==> flow/design.v <==
module FpCustomAddSub 
# (
	parameter	ManWidth	=	16,
	parameter	ExpWidth	=	6
)
(Rst_i,Clk_i,A_i,B_i,AddSub_i,Nd_i,Result_o,ResultValid_o);	
	function integer Log2;
	input integer value;
		begin
			Log2 = 0;
			while (value > 1) begin
				value   = value >> 1;
				Log2    = Log2 + 1;
			end
		end
	endfunction
	localparam	InOutWidth	=	1+ExpWidth+ManWidth;
	localparam	ExtManWidth	=	ManWidth+1;
	localparam	Stages	=	Log2(InOutWidth);
	input	Rst_i;
	input	Clk_i;
	input	[InOutWidth-1:0]	A_i;
	input	[InOutWidth-1:0]	B_i;
	input	AddSub_i;
	input	Nd_i;
	output	[InOutWidth-1:0]	Result_o;
	output	ResultValid_o;
	wire	signB	=	B_i[InOutWidth-1]^AddSub_i;
	wire	[InOutWidth-2:0]	absA	=	A_i[InOutWidth-2:0];
	wire	[InOutWidth-2:0]	absB	=	B_i[InOutWidth-2:0];
	reg		[InOutWidth-1:0]	muxA;
	reg		[InOutWidth-1:0]	muxB;
	reg	impliedA;
	reg	impliedB;
	reg	[InOutWidth-1:0]	muxAReg;
	reg	[InOutWidth-1:0]	muxBReg;
	reg	[ExpWidth-1:0]		expDiff;
	reg	addSubOrepation;
	wire	[ManWidth:0]	manA	=	{impliedA,	muxAReg[ManWidth-1:0]};
	wire	[ManWidth:0]	manB	=	{impliedB,	muxBReg[ManWidth-1:0]};
	reg	[ManWidth:0]	manANorm;
	reg	[ManWidth:0]	manBNorm;
	reg	addSubOrepationReg;
	reg	[ExtManWidth:0]	manSum;
	wire	[Stages-1:0]	distance;
	wire	[ExtManWidth+1:0]	dataArray	[0:Stages];
	wire	[Stages+1:0]	distanceR	=	{2'b00,distanceR1};
	reg		[ExtManWidth-1:0]	manSumReg;
	wire	[ExtManWidth-1:0]	normCMan	=	manSumReg	<<	distanceR1[Stages-1:0];	 
	reg	[ManWidth-1:0]	manC;
	reg	[ExpWidth-1:0]	expAPipe	[0:4];
	reg	[ExpWidth-1:0]	expC;
	reg	[4:0]	signC;
	reg	[8:0]	valid;
	assign  dataArray [0]	=	manSum;		
	assign	Result_o	=	{signC[4],expC,manC};
	assign	ResultValid_o	=	valid[4];
	always	@(*)	begin
		if	(absA<absB)	begin
			muxA	<=	{signB,absB};
			muxB	<=	{A_i[InOutWidth-1],absA};
		end	else	begin
			muxA	<=	{A_i[InOutWidth-1],absA};
			muxB	<=	{signB,absB};
		end 
	end
	always	@(posedge	Clk_i)	begin
		if	(muxA	[InOutWidth-2 -:ExpWidth]	==	8'h00)	begin	 
			impliedA	<=	1'b0;	 
		end	else	begin
			impliedA	<=	1'b1;	 
		end
		if	(muxB	[InOutWidth-2 -:ExpWidth]	==	8'h00)	begin	 
			impliedB	<=	1'b0;
		end	else	begin
			impliedB	<=	1'b1;
		end
		muxAReg	<=	muxA;
		muxBReg	<=	muxB;
		expDiff	<=	muxA[InOutWidth-2 -:ExpWidth]	-	muxB[InOutWidth-2 -:ExpWidth];	 
		addSubOrepation	<=	muxA[InOutWidth-1]	^	muxB[InOutWidth-1];	 
	end
	always	@(posedge	Clk_i)	begin
		manANorm	<=	manA;
		manBNorm	<=	manB	>>	expDiff;	 
		addSubOrepationReg <= addSubOrepation;
	end
	always	@(posedge	Clk_i)	begin
		if	(Rst_i)	begin
			manSum	<=	{ExtManWidth{1'b0}};
		end	else	if	(!addSubOrepationReg)	begin
			manSum	<=	{1'b0,	manANorm}	+	{1'b0,	manBNorm};
		end	else	begin
			manSum	<=	{1'b0,	manANorm}	-	{1'b0,	manBNorm};
		end
	end
	genvar	i;
	generate	
		for (i=0; i<Stages; i=i+1)	begin: searchMSB
			wire [ExtManWidth+1:0] dataIn;	
			wire [ExtManWidth+1:0] shitedDataOut;
			wire [ExtManWidth+1:0] dataOut;
			assign  dataIn = dataArray[i];
			wire    shiftDesired = ~|(dataIn[ExtManWidth+1:ExtManWidth+1-(1 << (Stages-1-i))]);
			assign  distance[(Stages-1-i)] = shiftDesired;		
			assign  shitedDataOut = dataIn << (1 << (Stages-1-i));	
			assign  dataOut = shiftDesired ? shitedDataOut : dataIn;	
			assign  dataArray[i+1] = dataOut;
		end
		reg	[Stages-1:0]	distanceR1;
		always	@(posedge	Clk_i)	begin
			distanceR1	<=	distance;
		end
	endgenerate	
	always	@(posedge	Clk_i)	begin
		manSumReg	<=	manSum	[ExtManWidth-1 -:ExtManWidth];
	end
	always	@(posedge	Clk_i)	begin
		if	(Rst_i)	begin
			manC	<=	{ManWidth{1'b0}};
		end	else	begin
			manC	<=	normCMan	[ExtManWidth-1 -:ManWidth];	 
		end
	end
	always	@(posedge	Clk_i)	begin	
		expAPipe[0]	<=	muxA[InOutWidth-2 -:ExpWidth];	 
		expAPipe[1]	<=	expAPipe[0];
		expAPipe[2]	<=	expAPipe[1];
		expAPipe[3]	<=	expAPipe[2];
		expAPipe[4]	<=	expAPipe[3];
	end
	always	@(posedge	Clk_i)	begin
		if	(&distanceR1)	begin
			expC	<=	{ExpWidth{1'b0}};
		end	else	begin
			if	(expAPipe[3]	>=	distanceR)	begin
				expC	<=	expAPipe[3]-distanceR+1;			 
			end	else	begin
				expC	<=	{{ExpWidth+1{1'b0}},1'b1};
			end
		end	
	end
	always	@(posedge	Clk_i)	begin
		signC	<=	{signC[3:0],	muxA[InOutWidth-1]};
	end
	always	@(posedge	Clk_i)	begin
		valid	<=	{valid[7:0],Nd_i};
	end	
endmodule
Subject: tool reports on FpCustomAddSub

Hi,

-- From RTL to reports: FpCustomAddSub
Tool output for the design above before and after an edit, in the order of the flow.
"unedited" refers to lines of the RTL above, "edited" to lines of the edited file.
"change": "edited" minus "unedited" as printed here. "rel. change": 100 x difference / "unedited".
Operators carry their Yosys type and port widths (W data, S select, Z words).
Not given: n/a
- top: FpCustomAddSub
- clock input: Clk_i
- library: sky130hd
- corner: tt_025C_1v80

-- Edit of the RTL
The edit as a unified diff against the file above.
The edit is scripted: it alters the design's behaviour and was not made to optimise anything.
begin of diff
@@ -2,5 +2,5 @@
 # (
 	parameter	ManWidth	=	16,
-	parameter	ExpWidth	=	6
+	parameter	ExpWidth	=	7
 )
 (Rst_i,Clk_i,A_i,B_i,AddSub_i,Nd_i,Result_o,ResultValid_o);	
end of diff

-- Word level
Source: Yosys, flattened and elaborated. Widths are those after wreduce. Registers that Yosys merges into a memory's read port (data or address) are not register bits. Print and check cells do not count. Equal cells are merged and count once.
- bit counts (item ; unedited ; edited ; change ; rel. change (%)):
    latch bits ; 0 ; 0 ; 0 ; n/a
    register bits after elaboration ; 171 ; 177 ; +6 ; +3.51
    memory bits (writable) ; 0 ; 0 ; 0 ; n/a
    output and inout port bits ; 24 ; 25 ; +1 ; +4.17
    memory bits (read-only) ; 0 ; 0 ; 0 ; n/a
    input bits ; 50 ; 52 ; +2 ; +4.00
    clocked read ports x word width ; 0 ; 0 ; 0 ; n/a
    memories ; 0 ; 0 ; 0 ; n/a
    word-level cells ; 54 ; 54 ; 0 ; 0.00
- cells by class (item ; unedited ; edited ; change ; rel. change (%)):
    equality and inequality tests ; 0 ; 0 ; 0 ; n/a
    $lt $le $gt $ge ; 2 ; 2 ; 0 ; 0.00
    shift operators ; 2 ; 2 ; 0 ; 0.00
    $add $sub $neg ; 5 ; 5 ; 0 ; 0.00
    bitwise gates (word level) ; 3 ; 3 ; 0 ; 0.00
    div/mod/pow operators ; 0 ; 0 ; 0 ; n/a
    reductions and logical operators ; 12 ; 12 ; 0 ; 0.00
    multipliers ; 0 ; 0 ; 0 ; n/a
    muxes and demuxes ; 9 ; 9 ; 0 ; 0.00
- operators by type and width (cell ; unedited ; edited ; change ; rel. change (%)):
    $logic_not A6 Y1 ; 2 ; 0 ; -2 ; -100.00
    $mux W23 ; 2 ; 0 ; -2 ; -100.00
    $logic_not A7 Y1 ; 0 ; 2 ; +2 ; n/a
    $mux W24 ; 0 ; 2 ; +2 ; n/a
    $add A6 B2 Y6 const B ; 1 ; 0 ; -1 ; -100.00
    $ge A6 B4 Y1 ; 1 ; 0 ; -1 ; -100.00
    $lt A22 B22 Y1 ; 1 ; 0 ; -1 ; -100.00
    $shr A17 B6 Y17 ; 1 ; 0 ; -1 ; -100.00
    $sub A6 B4 Y6 ; 1 ; 0 ; -1 ; -100.00
    $sub A6 B6 Y6 ; 1 ; 0 ; -1 ; -100.00
    $add A7 B2 Y7 const B ; 0 ; 1 ; +1 ; n/a
    $ge A7 B4 Y1 ; 0 ; 1 ; +1 ; n/a
    $lt A23 B23 Y1 ; 0 ; 1 ; +1 ; n/a
    $shr A17 B7 Y17 ; 0 ; 1 ; +1 ; n/a
    $sub A7 B4 Y7 ; 0 ; 1 ; +1 ; n/a
    $sub A7 B7 Y7 ; 0 ; 1 ; +1 ; n/a
    $logic_not A1 Y1 ; 4 ; 4 ; 0 ; 0.00
    $mux W1 ; 3 ; 3 ; 0 ; 0.00
    $mux W19 ; 3 ; 3 ; 0 ; 0.00
    $reduce_or A2 Y1 ; 2 ; 2 ; 0 ; 0.00
    $xor A1 B1 Y1 ; 2 ; 2 ; 0 ; 0.00
    $add A17 B17 Y18 ; 1 ; 1 ; 0 ; 0.00
    $mux W18 ; 1 ; 1 ; 0 ; 0.00
    $not A1 Y1 ; 1 ; 1 ; 0 ; 0.00
    $reduce_and A4 Y1 ; 1 ; 1 ; 0 ; 0.00
    $reduce_or A3 Y1 ; 1 ; 1 ; 0 ; 0.00
    $reduce_or A5 Y1 ; 1 ; 1 ; 0 ; 0.00
    $reduce_or A8 Y1 ; 1 ; 1 ; 0 ; 0.00
The list need not be complete.

-- Depth
Depth = most cells in a row (Yosys ltp): at word level without a register or memory, in the mapped netlist without a sequential cell, where the memories' decode and read muxes count.
- logic depth (item ; unedited ; edited ; change ; rel. change (%)):
    depth in word-level cells ; 8 ; 8 ; 0 ; 0.00
    ABC_AREA ; 0 ; 0 ; n/a ; n/a
    gate-level depth with buffers ; 17 ; 16 ; -1 ; -5.88
    depth with buffers taken out ; 17 ; 16 ; -1 ; -5.88

-- Synthesis result
Yosys stat after the flow's synthesis: flattened, memories mapped to cells. It holds for the ABC_AREA given above (unset counts as 0); a run with the other value may have another netlist.
- synthesis totals (item ; unedited ; edited ; change ; rel. change (%)):
    standard cells after synthesis ; 791 ; 838 ; +47 ; +5.94
    synthesis area (mm^2) ; 0.0076699 ; 0.0079989 ; +0.0003290 ; +4.29
    flip-flops ; 171 ; 177 ; +6 ; +3.51
    buffers ; 33 ; 34 ; +1 ; +3.03
    sequential part of the area (mm^2) ; 0.0034233 ; 0.0035434 ; +0.0001201 ; +3.51
- cell types (type ; unedited ; edited ; change ; rel. change (%)):
    sky130_fd_sc_hd__nor2_1 ; 84 ; 96 ; +12 ; +14.29
    sky130_fd_sc_hd__nand2_1 ; 44 ; 55 ; +11 ; +25.00
    sky130_fd_sc_hd__mux2_1 ; 11 ; 0 ; -11 ; -100.00
    sky130_fd_sc_hd__mux2i_1 ; 36 ; 29 ; -7 ; -19.44
    sky130_fd_sc_hd__mux2_2 ; 17 ; 24 ; +7 ; +41.18
    sky130_fd_sc_hd__dfxtp_1 ; 171 ; 177 ; +6 ; +3.51
    sky130_fd_sc_hd__a211oi_1 ; 26 ; 20 ; -6 ; -23.08
    sky130_fd_sc_hd__xor2_1 ; 6 ; 12 ; +6 ; +100.00
    sky130_fd_sc_hd__mux4_2 ; 5 ; 11 ; +6 ; +120.00
    sky130_fd_sc_hd__inv_1 ; 52 ; 57 ; +5 ; +9.62
    sky130_fd_sc_hd__and3_1 ; 3 ; 8 ; +5 ; +166.67
    sky130_fd_sc_hd__ha_1 ; 52 ; 56 ; +4 ; +7.69
    sky130_fd_sc_hd__xnor2_1 ; 29 ; 25 ; -4 ; -13.79
    sky130_fd_sc_hd__nand4_1 ; 5 ; 9 ; +4 ; +80.00
    sky130_fd_sc_hd__a21oi_1 ; 49 ; 52 ; +3 ; +6.12
    sky130_fd_sc_hd__nor2b_1 ; 10 ; 13 ; +3 ; +30.00
    sky130_fd_sc_hd__o31a_1 ; 3 ; 0 ; -3 ; -100.00
    sky130_fd_sc_hd__a211o_1 ; 1 ; 4 ; +3 ; +300.00
The list need not be complete.

-- Timing after synthesis
Path of least setup slack by OpenSTA after synthesis, without wires, with an ideal clock, recovery checks aside; 20% of the period is set as input and as output delay. Where synthesis merged equal registers, the netlist keeps one of their names.
- path post-synthesis (item ; unedited ; edited ; change ; rel. change (%)):
    kind ; input -> register ; input -> register ; n/a ; n/a
    from ; input B_i[17] ; input B_i[20] ; n/a ; n/a
    to ; register expDiff[4] ; register expDiff[6] ; n/a ; n/a
    clock period (ns) ; 4.5 ; 4.5 ; 0.0 ; 0.00
    buffers on the path ; 2 ; 2 ; 0 ; 0.00
    delay of the path (ns) ; 2.904 ; 3.039 ; +0.135 ; +4.65
    external input delay (ns) ; 0.900 ; 0.900 ; 0.000 ; 0.00
    required time (ns) ; 4.397 ; 4.385 ; -0.012 ; -0.27
    setup time (ns) ; 0.103 ; 0.115 ; +0.012 ; n/a
    time at the first pin (ns) ; 0.900 ; 0.900 ; 0.000 ; 0.00
    slack (ns) ; 0.695 ; 0.560 ; -0.135 ; n/a
    stages ; 15 ; 15 ; 0 ; 0.00
    arrival time (ns) ; 3.701 ; 3.824 ; +0.123 ; +3.32
    synthesis period reached (ns) ; 3.805 ; 3.94 ; +0.135 ; +3.55
"delay of the path" = arrival - input delay + setup time.
"stages": output pins that drive a net of the path, with the launching flip-flop's if there is one; two outputs of one cell count as two.
"synthesis period reached" = period - worst setup slack (recovery checks aside). The figure is calculated, with input and output delays left at 20% of the set period.
Between the ends stands the longest chain of elaborated cells between them, by number of cells; it is not shown to be the way that was timed. Of several equally long chains one is given.
A line is the first line of the expression or statement that the cell stems from. Yosys adds cells for indexed reads and writes and turns some case tables into memories.
Between the ends, post-synthesis, unedited:
- path through: sky130_fd_sc_hd__inv_1 sky130_fd_sc_hd__ha_1 sky130_fd_sc_hd__and2_1 sky130_fd_sc_hd__a221o_1 sky130_fd_sc_hd__a221oi_2 sky130_fd_sc_hd__o21ai_2 sky130_fd_sc_hd__nor2_4 sky130_fd_sc_hd__buf_2 sky130_fd_sc_hd__buf_2 sky130_fd_sc_hd__and3_1 sky130_fd_sc_hd__nor2_1 sky130_fd_sc_hd__ha_1 sky130_fd_sc_hd__o21ai_1 sky130_fd_sc_hd__mux2i_1 sky130_fd_sc_hd__a2111oi_2
- noted length of the longest elaborated chain: 3
- noted elaborated cells on any way between the ends: 4
- source lines of those cells: 2
- classes of those cells: add/sub (1); compare (1); mux (2)
- RTL lines, path post-synthesis, unedited (item ; RTL line ; text):
    from (decl) ; 23 ; input [InOutWidth-1:0] B_i;
    $lt A22 B22 Y1 ; 59 ; if (absA<absB) begin
    $mux W23 ; 59 ;
    $sub A6 B6 Y6 ; 80 ; expDiff <= muxA[InOutWidth-2 -:ExpWidth] - muxB[InOutWidth-2 -:ExpWidth];
    to (assign) ; 80 ;
    to (decl) ; 37 ; reg [ExpWidth-1:0] expDiff;
Between the ends, post-synthesis, edited:
- path through: sky130_fd_sc_hd__inv_1 sky130_fd_sc_hd__ha_1 sky130_fd_sc_hd__nand4_1 sky130_fd_sc_hd__nor4_1 sky130_fd_sc_hd__and3_1 sky130_fd_sc_hd__buf_4 sky130_fd_sc_hd__or2_4 sky130_fd_sc_hd__buf_6 sky130_fd_sc_hd__a22oi_1 sky130_fd_sc_hd__ha_1 sky130_fd_sc_hd__a22o_1 sky130_fd_sc_hd__a221o_1 sky130_fd_sc_hd__o2bb2a_1 sky130_fd_sc_hd__or3b_1 sky130_fd_sc_hd__and3_1
- noted length of the longest elaborated chain: 3
- noted elaborated cells on any way between the ends: 4
- source lines of those cells: 2
- classes of those cells: add/sub (1); compare (1); mux (2)
- RTL lines, path post-synthesis, edited (item ; RTL line ; text):
    from (decl) ; 23 ; input [InOutWidth-1:0] B_i;
    $lt A23 B23 Y1 ; 59 ; if (absA<absB) begin
    $mux W24 ; 59 ;
    $sub A7 B7 Y7 ; 80 ; expDiff <= muxA[InOutWidth-2 -:ExpWidth] - muxB[InOutWidth-2 -:ExpWidth];
    to (assign) ; 80 ;
    to (decl) ; 37 ; reg [ExpWidth-1:0] expDiff;

-- Timing after layout
Path of least setup slack in the final report of the runs of pair 1 (OpenROAD, finished layout, wires in). Where an end is a register, its clock arrival counts in the times.
- path after layout (item ; unedited ; edited ; change ; rel. change (%)):
    kind ; register -> register ; input -> register ; n/a ; n/a
    from ; register manBNorm[0] ; input B_i[18] ; n/a ; n/a
    to ; register manSum[17] ; register expDiff[6] ; n/a ; n/a
    slack (ns) ; 0.71 ; 0.42 ; -0.29 ; n/a
    stages ; 16 ; 14 ; -2 ; -12.50
    time at the first pin (ns) ; 0.42 ; 0.90 ; +0.48 ; +114.29
    external input delay (ns) ; n/a ; 0.90 ; n/a ; n/a
    clock period (ns) ; 4.5 ; 4.5 ; 0.0 ; 0.00
    buffers on the path ; 0 ; 1 ; +1 ; n/a
    setup time (ns) ; 0.07 ; 0.10 ; +0.03 ; n/a
    required time (ns) ; 4.85 ; 4.82 ; -0.03 ; -0.62
    arrival time (ns) ; 4.14 ; 4.40 ; +0.26 ; +6.28
Between the ends stands the longest chain of elaborated cells between them, by number of cells; it is not shown to be the way that was timed. Of several equally long chains one is given.
A register here has more assigning lines than the two given.
Between the ends, after layout, unedited:
- path through: sky130_fd_sc_hd__dfxtp_1 sky130_fd_sc_hd__inv_1 sky130_fd_sc_hd__ha_1 sky130_fd_sc_hd__nand2b_1 sky130_fd_sc_hd__or4_1 sky130_fd_sc_hd__nor3_1 sky130_fd_sc_hd__a21oi_1 sky130_fd_sc_hd__xnor2_1 sky130_fd_sc_hd__ha_1 sky130_fd_sc_hd__a21o_1 sky130_fd_sc_hd__a21o_1 sky130_fd_sc_hd__a211oi_1 sky130_fd_sc_hd__a21oi_1 sky130_fd_sc_hd__o211a_1 sky130_fd_sc_hd__or3_1 sky130_fd_sc_hd__a21oi_1
- noted length of the longest elaborated chain: 2
- noted elaborated cells on any way between the ends: 3
- source lines of those cells: 3
- classes of those cells: add/sub (2); mux (1)
- RTL lines, path after layout, unedited (item ; RTL line ; text):
    from (decl) ; 42 ; reg [ManWidth:0] manBNorm;
    from (assign) ; 85 ; manBNorm <= manB >> expDiff;
    $add A17 B17 Y18 ; 92 ; manSum <= {1'b0, manANorm} + {1'b0, manBNorm};
    $mux W18 ; 91 ; end else if (!addSubOrepationReg) begin
    to (assign) ; 92 ;
    to (assign) ; 94 ; manSum <= {1'b0, manANorm} - {1'b0, manBNorm};
    to (decl) ; 44 ; reg [ExtManWidth:0] manSum;
Between the ends, after layout, edited:
- path through: sky130_fd_sc_hd__clkdlybuf4s50_1 sky130_fd_sc_hd__inv_1 sky130_fd_sc_hd__ha_1 sky130_fd_sc_hd__and2_1 sky130_fd_sc_hd__a221oi_1 sky130_fd_sc_hd__o211ai_2 sky130_fd_sc_hd__nor3b_1 sky130_fd_sc_hd__a22oi_1 sky130_fd_sc_hd__ha_1 sky130_fd_sc_hd__a22o_1 sky130_fd_sc_hd__a221o_1 sky130_fd_sc_hd__o2bb2a_1 sky130_fd_sc_hd__or3b_1 sky130_fd_sc_hd__and3_1
- noted length of the longest elaborated chain: 3
- noted elaborated cells on any way between the ends: 4
- source lines of those cells: 2
- classes of those cells: add/sub (1); compare (1); mux (2)
- RTL lines, path after layout, edited (item ; RTL line ; text):
    from (decl) ; 23 ; input [InOutWidth-1:0] B_i;
    $lt A23 B23 Y1 ; 59 ; if (absA<absB) begin
    $mux W24 ; 59 ;
    $sub A7 B7 Y7 ; 80 ; expDiff <= muxA[InOutWidth-2 -:ExpWidth] - muxB[InOutWidth-2 -:ExpWidth];
    to (assign) ; 80 ;
    to (decl) ; 37 ; reg [ExpWidth-1:0] expDiff;

-- Measured runs
Runs of the flow (Yosys, OpenROAD) on both versions; the two runs of a pair have the same settings. The constraints put input and output delay at 20% of the set period each and load the outputs with 0.01 pF.
Settings, pair 1:
- CORE_UTILIZATION: 40
- period_ns at 4.5
- CAP_MARGIN: 20
- CORE_MARGIN at 2
- noted SLEW_MARGIN: 20
- results, pair 1 (item ; unedited ; edited ; change ; rel. change (%)):
    total power after layout (µW) ; 5943 ; 5986 ; +43 ; +0.72
    cell area after synthesis (mm^2) ; 0.0076699 ; 0.0079989 ; +0.0003290 ; +4.29
    die size (mm^2) ; 0.0202977 ; 0.0211441 ; +0.0008464 ; +4.17
    setup TNS (ns) ; 0.000 ; 0.000 ; 0.000 ; n/a
    standard-cell area after layout (mm^2) ; 0.0092113 ; 0.0096655 ; +0.0004542 ; +4.93
    smallest hold slack (ns) ; 0.321 ; 0.320 ; -0.001 ; n/a
    utilization after routing ; 0.491 ; 0.495 ; +0.004 ; n/a
    smallest setup slack (ns) ; 0.706 ; 0.423 ; -0.283 ; n/a
    achieved period (ns) ; 3.794 ; 4.077 ; +0.283 ; +7.46
Settings, pair 2:
- ABC_AREA: 0
- CELL_PAD_IN_SITES_DETAIL_PLACEMENT: 0
- CELL_PAD_IN_SITES_GLOBAL_PLACEMENT at 2
- CORE_ASPECT_RATIO: 0.87
- CORE_MARGIN at 5
- CORE_UTILIZATION: 21
- CTS_CLUSTER_DIAMETER: 282
- CTS_CLUSTER_SIZE at 24
- GPL_TIMING_DRIVEN: 0
- MIN_ROUTING_LAYER: met1
- PLACE_DENSITY_LB_ADDON at 0.05
- SETUP_SLACK_MARGIN at 0.0
- noted SLEW_MARGIN: 5
- period_ns at 2.51
- CAP_MARGIN: 20
- results, pair 2 (item ; unedited ; edited ; change ; rel. change (%)):
    total power after layout (µW) ; 12377 ; 12476 ; +99 ; +0.80
    cell area after synthesis (mm^2) ; 0.0076699 ; 0.0079989 ; +0.0003290 ; +4.29
    die size (mm^2) ; 0.0404541 ; 0.0421028 ; +0.0016487 ; +4.08
    setup TNS (ns) ; -6.214 ; -6.178 ; +0.036 ; n/a
    standard-cell area after layout (mm^2) ; 0.0106777 ; 0.0112833 ; +0.0006056 ; +5.67
    smallest hold slack (ns) ; 0.304 ; 0.275 ; -0.029 ; n/a
    utilization after routing ; 0.295 ; 0.301 ; +0.006 ; n/a
    smallest setup slack (ns) ; -0.822 ; -0.602 ; +0.220 ; n/a
    achieved period (ns) ; 3.332 ; 3.112 ; -0.220 ; -6.60
"achieved period" is the run's clock period less its worst setup slack. It is reckoned from that one timing run; input and output delays stay at 20% of the period that was set.
"total power after layout": no workload was simulated; the value follows from the tool's default switching activity.

Regards
